==> flow/design.v <==
`timescale 1ps/1ps
module LASER (
	input CLK,
	input RST,
	input [3:0] X,
	input [3:0] Y,
	output reg [3:0] C1X,
	output reg [3:0] C1Y,
	output reg [3:0] C2X,
	output reg [3:0] C2Y,
	output DONE
);
parameter State_Data_Read									= 0,
					State_Calculate_Cover 					= 1,
					State_Next_Circle 							= 2,
					State_Refresh_Max_Cover_Circle	= 3,
					State_Data_Out 									= 4;
reg [2:0] State;
reg [3:0] DATA [39:0][1:0];  
reg [3:0] CNT_X,CNT_Y;
reg [5:0] CNT;
reg [2:0] STEP_CNT;
reg [6:0] ITER;  
reg [8:0] Calculate_REG;
reg [3:0] Distance1,Distance2,Distance3,Distance4;
reg S;
wire [3:0] Set_Circle [1:0];
reg [5:0] Max_Cover,Cover;
reg [3:0] Max_Cover_X,Max_Cover_Y;
reg inC1,inC2;
reg [7:0] sqrd1,sqrd2,sqrd3,sqrd4;
assign Set_Circle[0] = S ? C1X:C2X;
assign Set_Circle[1] = S ? C1Y:C2Y;
assign DONE = State== State_Data_Out ? 1'b1:1'b0;
always@(posedge CLK or posedge RST)begin
	if(RST)begin
		State <= State_Data_Read;	
		S<=0;
		{CNT_Y,CNT_X} <= 0;
		CNT <= 0;
		STEP_CNT <= 0;
		ITER <= 0;
		{Cover,Max_Cover} <= 0;
		{C1X,C1Y,C2X,C2Y} <= 0;
		{Max_Cover_Y,Max_Cover_X} <= 0; 
	end
	else begin
		case(State)
			State_Data_Read								:begin
				if(CNT>=39) begin
					State <= State_Calculate_Cover;
					CNT <= 0;
				end
				else CNT <= CNT+1;
				DATA[CNT][0] <= X;
				DATA[CNT][1] <= Y;
			end
			State_Calculate_Cover 				:begin  
				if(CNT>=39)begin
					State <= State_Next_Circle;
					CNT <= 0;
				end
				else begin
					CNT <= CNT+1;
				end
				if(inC1||inC2)begin
					Cover <= Cover+1;
				end
			end
			State_Next_Circle 						:begin  
				if(Cover>=Max_Cover)begin
					Max_Cover <= Cover;
					Max_Cover_Y <= CNT_Y;
					Max_Cover_X <= CNT_X;
				end
				if(Cover<=3)begin
					if(CNT_Y==15 && (CNT_X+10)>15)begin
						State <= State_Refresh_Max_Cover_Circle;
						CNT_Y <= 0;
						CNT_X <= 0;
					end
					else if((CNT_X+10)>15)begin
						CNT_Y <= CNT_Y+1;
						CNT_X <= 0;
						State <= State_Calculate_Cover;
					end
					else begin
						CNT_X <= CNT_X+10;
						State <= State_Calculate_Cover;
					end
				end
				else if(Cover<=10)begin
					if(CNT_Y==15 && (CNT_X+7)>15)begin
						State <= State_Refresh_Max_Cover_Circle;
						CNT_Y <= 0;
						CNT_X <= 0;
					end
					else if((CNT_X+7)>15)begin
						CNT_Y <= CNT_Y+1;
						CNT_X <= 0;
						State <= State_Calculate_Cover;
					end
					else begin
						CNT_X <= CNT_X+7;
						State <= State_Calculate_Cover;
					end
				end
				else if(Cover<=20)begin
					if(CNT_Y==15 && (CNT_X+3)>15)begin
						State <= State_Refresh_Max_Cover_Circle;
						CNT_Y <= 0;
						CNT_X <= 0;
					end
					else if((CNT_X+3)>15)begin
						CNT_Y <= CNT_Y+1;
						CNT_X <= 0;
						State <= State_Calculate_Cover;
					end
					else begin
						CNT_X <= CNT_X+3;
						State <= State_Calculate_Cover;
					end
				end
				else begin
					{CNT_Y,CNT_X}<= &{CNT_Y,CNT_X} ? 0:{CNT_Y,CNT_X}+1 ;
					State <= &{CNT_Y,CNT_X} ? State_Refresh_Max_Cover_Circle : State_Calculate_Cover;
				end
				Cover<=0;
			end
			State_Refresh_Max_Cover_Circle 	:begin 
				if(  (S&&{Max_Cover_Y,Max_Cover_X}=={C2Y,C2X}) ||
				 			(~S&&{Max_Cover_Y,Max_Cover_X}=={C1Y,C1X}) || (&ITER) ) State <= State_Data_Out;
				else begin 
					if(S) {C2Y,C2X} <= {Max_Cover_Y,Max_Cover_X};
					else {C1Y,C1X} <= {Max_Cover_Y,Max_Cover_X};
					State <= State_Calculate_Cover ; 
				end
				{CNT_Y,CNT_X} <= 0;
				CNT <= 0;
				STEP_CNT <= 0;
				ITER <= ITER+1;
				Cover<=0;
				S <= ~S;
			end
			State_Data_Out 								:begin 
				State <= State_Data_Read;	
				{CNT_Y,CNT_X} <= 0;
				S <= 0;
				CNT <= 0;
				STEP_CNT <= 0;
				ITER <= 0;
				{Cover,Max_Cover} <= 0;
				{C1X,C1Y,C2X,C2Y} <= 0;
				{Max_Cover_Y,Max_Cover_X} <= 0; 
			end
		endcase
	end
end
always@(*)begin
	if(State==State_Calculate_Cover)begin
		Distance1 = (CNT_X>DATA[CNT][0]) ? (CNT_X-DATA[CNT][0]):(DATA[CNT][0]-CNT_X);
		Distance2 = (CNT_Y>DATA[CNT][1]) ? (CNT_Y-DATA[CNT][1]):(DATA[CNT][1]-CNT_Y);	
		sqrd1 = Distance1*Distance1;
		sqrd2 = Distance2*Distance2;
		if( (sqrd1+sqrd2)<=16) inC1 = 1;
		else inC1 = 0;
		Distance3 = (Set_Circle[0]>DATA[CNT][0]) ? (Set_Circle[0]-DATA[CNT][0]):(DATA[CNT][0]-Set_Circle[0]);
		Distance4 = (Set_Circle[1]>DATA[CNT][1]) ? (Set_Circle[1]-DATA[CNT][1]):(DATA[CNT][1]-Set_Circle[1]);
		sqrd4 = Distance3*Distance3;
    sqrd3 = Distance4*Distance4;
		if( (sqrd3+sqrd4)<=16) inC2 = 1;
		else inC2 = 0;
	end
	else {Distance1,Distance2,inC1,inC2} = 0;
end
endmodule
# == From RTL to reports: LASER ==
# What the tools print for LASER, step after step.
# Line numbers count from 1 in the design file above.
# Library cell names are shortened.
# A cell with -- has no value.
# setup
top_module,LASER
clock,CLK
lib,sky130hd
pvt_corner,tt_025C_1v80

# == Word level ==
# Source: Yosys, flattened and elaborated. Widths are those after wreduce. Registers that Yosys merges into a memory's read port (data or address) are not register bits. Print and check cells do not count.
# word_totals
output_inout_bits,17
register_bits,381
word_cells,606
ramBits,0
rom_bits,0
input_bits,10
latchBits,0
memories,0
clocked_rd_ports_x_width,0
# op_classes
reduce_and_logical,148
n_mux,189
div,0
add_sub_neg,20
cmp,14
logic,2
equal,135
shifts,0
mul,4
# op_table
cell,n
4-bit two-way mux,154
4-bit case mux with 79-bit select,1
3-bit AND reduction,83
7-bit by 6-bit == test with 1-bit output with constant B,32
4-bit case mux with 39-bit select,1
4-bit by 4-bit multiplier with 8-bit output,4
7-bit by 5-bit == test with 1-bit output with constant B,16
7-bit == test with constant B,16
32-bit by 4-bit greater-than comparator with 1-bit output with constant B,3
6-bit by 5-bit == test with 1-bit output with constant B,16
2-bit nonzero test,44
4-bit case mux with 2-bit select,8
7-bit by 4-bit == test with 1-bit output with constant B,8
6-bit by 4-bit == test with 1-bit output with constant B,8
6-bit == test with constant B,8
6-bit case mux with 2-bit select,3
4-bit subtractor,8
7-bit by 3-bit == test with 1-bit output with constant B,4
6-bit by 3-bit == test with 1-bit output with constant B,4
8-bit by 8-bit adder with 9-bit output,2
9-bit by 5-bit <= comparator with 1-bit output with constant B,2
6-bit two-way mux,3
4-bit greater-than comparator,4
8-bit == test,2
3-bit case mux with 5-bit select,1
2-bit != test with constant B,7
7-bit by 1-bit adder with 7-bit output with constant B,2
7-bit by 2-bit == test with 1-bit output with constant B,2
# Not listed: further kinds 41, cells in them 66.

# == Depth ==
# Depth = most cells in a row (Yosys ltp): at word level without a register or memory, in the mapped netlist without a sequential cell, where the memories' decode and read muxes count.
# logic_depth
ltp_word,14
abc_area,0
depth_mapped,39
mapped_depth_nobuf,33

# == After synthesis ==
# The flow's flattened synthesis, as Yosys stat reports it; memories are mapped. The netlist is that of the ABC_AREA named above (0 if unset); the other value can give another one.
# mapped
seq_area_um2,11187.0
mapped_cells,1703
flip_flops,383
n_buf,115
synth_area_um2,20510.9
# types
type,n
edfxtp_1,320
mux2_2,160
dfrtp_1,62
ha_1,85
a22oi_1,138
fa_1,30
nand2_1,142
clkbuf_1,108
inv_1,93
nor2_1,84
and3_1,50
nor3_1,53
mux2i_1,26
nand4_1,34
xnor2_1,22
o21ai_0,38
nand3_1,33
a21oi_1,30
# Other cell types: 42; their cells: 195.

# == Path before layout ==
# OpenSTA on the mapped netlist: ideal clock, no wires. The path of least setup slack (recovery checks aside). Input and output delay are each 20% of the period. Register names are those of the netlist, which keeps one name where synthesis merged equal registers.
# synth_path
kind,flip-flop to flip-flop
start,register CNT[3]
end,register Cover[2]
tclk_ns,9.0
t_first_pin_ns,0.000
path_stages,34
path_buffers,3
delay_ns,9.020
arrival_ns,8.898
slack_ns,-0.020
synth_period_reached_ns,9.02
# "delay_ns" = arrival - input delay + setup time.
# "path_stages" counts driving pins, that of a launching flip-flop among them; a cell with two outputs on the path counts twice.
# "synth_period_reached_ns" is the clock period less the worst setup slack; recovery checks do not enter. This is arithmetic on one report: input and output delays are still those of the set period (20% each).
# Between the ends stands the longest chain of elaborated cells between them, by number of cells; it is not shown to be the way that was timed. Of several equally long chains one is given.
# Each line given opens the expression or statement behind the cell; cells for indexed reads and writes are added by Yosys, which also makes memories of some case tables.
# At most two assigning lines are given for a register; there are more.
# synth_between
cell_sequence,dfrtp_1 clkbuf_1 clkbuf_1 inv_1 ha_1 xnor2_1 buf_2 nor2_1 a311oi_1 nand3_1 nor4_4 mux2_2 ha_1 fa_1 inv_1 a21o_1 a21oi_1 a41oi_1 mux2i_1 xnor2_1 or2_2 fa_1 fa_1 fa_1 inv_1 fa_1 ha_1 inv_1 fa_1 a31oi_1 a221oi_1 a32oi_1 mux2_2 a32o_1
elab_chain_len,14
# synth_rtl
element,line_no,source
from (decl),21,reg [5:0] CNT;
from (assign),54,else CNT <= CNT+1;
from (assign),64,CNT <= CNT+1;
6-bit subtractor,161,Distance1 = (CNT_X>DATA[CNT][0]) ? (CNT_X-DATA[CNT][0]):(DATA[CNT][0]-CNT_X);
7-bit by 1-bit adder with 7-bit output,161,
7-bit == test,161,
4-bit case mux with 79-bit select,161,
4-bit subtractor,161,
4-bit two-way mux,161,
4-bit by 4-bit multiplier with 8-bit output,163,sqrd1 = Distance1*Distance1;
8-bit by 8-bit adder with 9-bit output,165,if( (sqrd1+sqrd2)<=16) inC1 = 1;
9-bit by 5-bit <= comparator with 1-bit output,165,
1-bit two-way mux,165,
1-bit two-way mux,160,if(State==State_Calculate_Cover)begin
1-bit logical OR,66,if(inC1||inC2)begin
6-bit two-way mux,66,
6-bit case mux with 2-bit select,48,case(State)
to (assign),67,Cover <= Cover+1;
to (assign),128,Cover<=0;
to (decl),28,"reg [5:0] Max_Cover,Cover;"

# == Worst path after layout ==
# From the final timing report of entry A: the path of least setup slack in the routed layout; clock arrival at registers is part of the times.
# layout_path
kind,flip-flop to flip-flop
start,register CNT[4]
end,register Cover[3]
slack_ns,-2.17
path_buffers,5
path_stages,35
t_first_pin_ns,0.58
arrival_ns,8.93
tclk_ns,6.3
# Between the ends stands the longest chain of elaborated cells between them, by number of cells; it is not shown to be the way that was timed. Of several equally long chains one is given.
# At most two assigning lines are given for a register; there are more.
# layout_between
cell_sequence,dfrtp_1 inv_2 ha_4 xor2_4 buf_12 buf_4 nor2_2 buf_4 a22oi_2 nand4_1 nor3_4 nand2_4 mux2_4 fa_2 inv_2 a21o_1 a21oi_2 a41oi_2 buf_4 mux2_4 or2_4 fa_1 fa_1 fa_1 inv_1 fa_1 ha_2 inv_2 fa_2 a31oi_2 a221oi_2 a32oi_2 buf_12 mux2_4 a32o_1
elab_chain_len,14
# layout_rtl
element,line_no,source
from (decl),21,reg [5:0] CNT;
from (assign),54,else CNT <= CNT+1;
from (assign),64,CNT <= CNT+1;
6-bit subtractor,161,Distance1 = (CNT_X>DATA[CNT][0]) ? (CNT_X-DATA[CNT][0]):(DATA[CNT][0]-CNT_X);
7-bit by 1-bit adder with 7-bit output,161,
7-bit == test,161,
4-bit case mux with 79-bit select,161,
4-bit subtractor,161,
4-bit two-way mux,161,
4-bit by 4-bit multiplier with 8-bit output,163,sqrd1 = Distance1*Distance1;
8-bit by 8-bit adder with 9-bit output,165,if( (sqrd1+sqrd2)<=16) inC1 = 1;
9-bit by 5-bit <= comparator with 1-bit output,165,
1-bit two-way mux,165,
1-bit two-way mux,160,if(State==State_Calculate_Cover)begin
1-bit logical OR,66,if(inC1||inC2)begin
6-bit two-way mux,66,
6-bit case mux with 2-bit select,48,case(State)
to (assign),67,Cover <= Cover+1;
to (assign),128,Cover<=0;
to (decl),28,"reg [5:0] Max_Cover,Cover;"

# Measured results for LASER: 6 stored runs of the Yosys and OpenROAD flow on sky130hd. The settings differ; the order carries no meaning. The constraints put input and output delay at 20% of the set period each and load the outputs with 0.01 pF.
# "timing.achieved_period_ns" = clock period - worst setup slack. The figure is calculated, with input and output delays left at 20% of the set period.
# "worstPathTime_ns" = time allowed to the worst setup path (clock period - input delay - output delay, where it has them) - its slack; a late launch clock adds to it, a late capture clock takes from it.
# "totalPower_w" is the tool's figure for a default switching activity; nothing was simulated.
# A setting shown as -- is not set for that run.
# A result given as -- is not shown for that run.
stored run,ABC_AREA,CORE_ASPECT_RATIO,CORE_UTILIZATION,GPL_TIMING_DRIVEN,MIN_ROUTING_LAYER,PLACE_DENSITY,SLEW_MARGIN,TNS_END_PERCENT,period_ns,CAP_MARGIN,CORE_MARGIN,CELL_PAD_IN_SITES_DETAIL_PLACEMENT,CTS_CLUSTER_DIAMETER,CTS_CLUSTER_SIZE,MAX_ROUTING_LAYER,PLACE_DENSITY_LB_ADDON,SETUP_SLACK_MARGIN,GPL_ROUTABILITY_DRIVEN,timing.hold.ws_ns,totalPower_w,post_route_stdcell_area_um2,yosys_chip_area_um2,timing.setup.ws_ns,timing.achieved_period_ns,fin_util_pct,worstPathTime_ns,worst_path_kind,final_die_area_um2
entry A,0,1.57,39,1,met2,0.77,0,70,6.3,20,2,--,--,--,--,--,--,--,0.533,0.005262,26028.7,20510.9,-2.166,8.466,49.9,8.47,flip-flop to flip-flop,54489.7
entry B,1,--,71,0,met1,--,0,55,10.1,20,7,0,290,40,met4,0.07,1.28,--,0.519,0.002507,22909.5,21614.5,1.673,8.427,76.9,8.43,flip-flop to flip-flop,35524.7
entry C,0,--,49,--,--,--,20,--,15.0,20,2,--,81,--,--,--,3.47,1,0.511,0.002185,22766.8,20510.9,4.430,10.570,55.4,10.57,flip-flop to flip-flop,43511.9
entry D,0,--,28,0,met2,--,0,55,13.1,20,10,0,290,40,met5,0.07,1.28,--,0.534,0.002009,22977.0,20510.9,1.826,11.274,31.5,11.27,flip-flop to flip-flop,84480.3
entry E,0,--,46,--,--,--,5,95,6.84,30,2,--,112,--,--,--,--,0,0.517,0.004953,25498.2,20510.9,-1.385,8.225,57.8,8.23,flip-flop to flip-flop,46293.8
entry F,0,--,71,0,met2,--,0,55,10.1,20,7,2,290,40,met4,0.07,1.28,--,--,--,--,--,--,--,--,--,--,--
# Entry F: no results, placement failed with DPL-0033
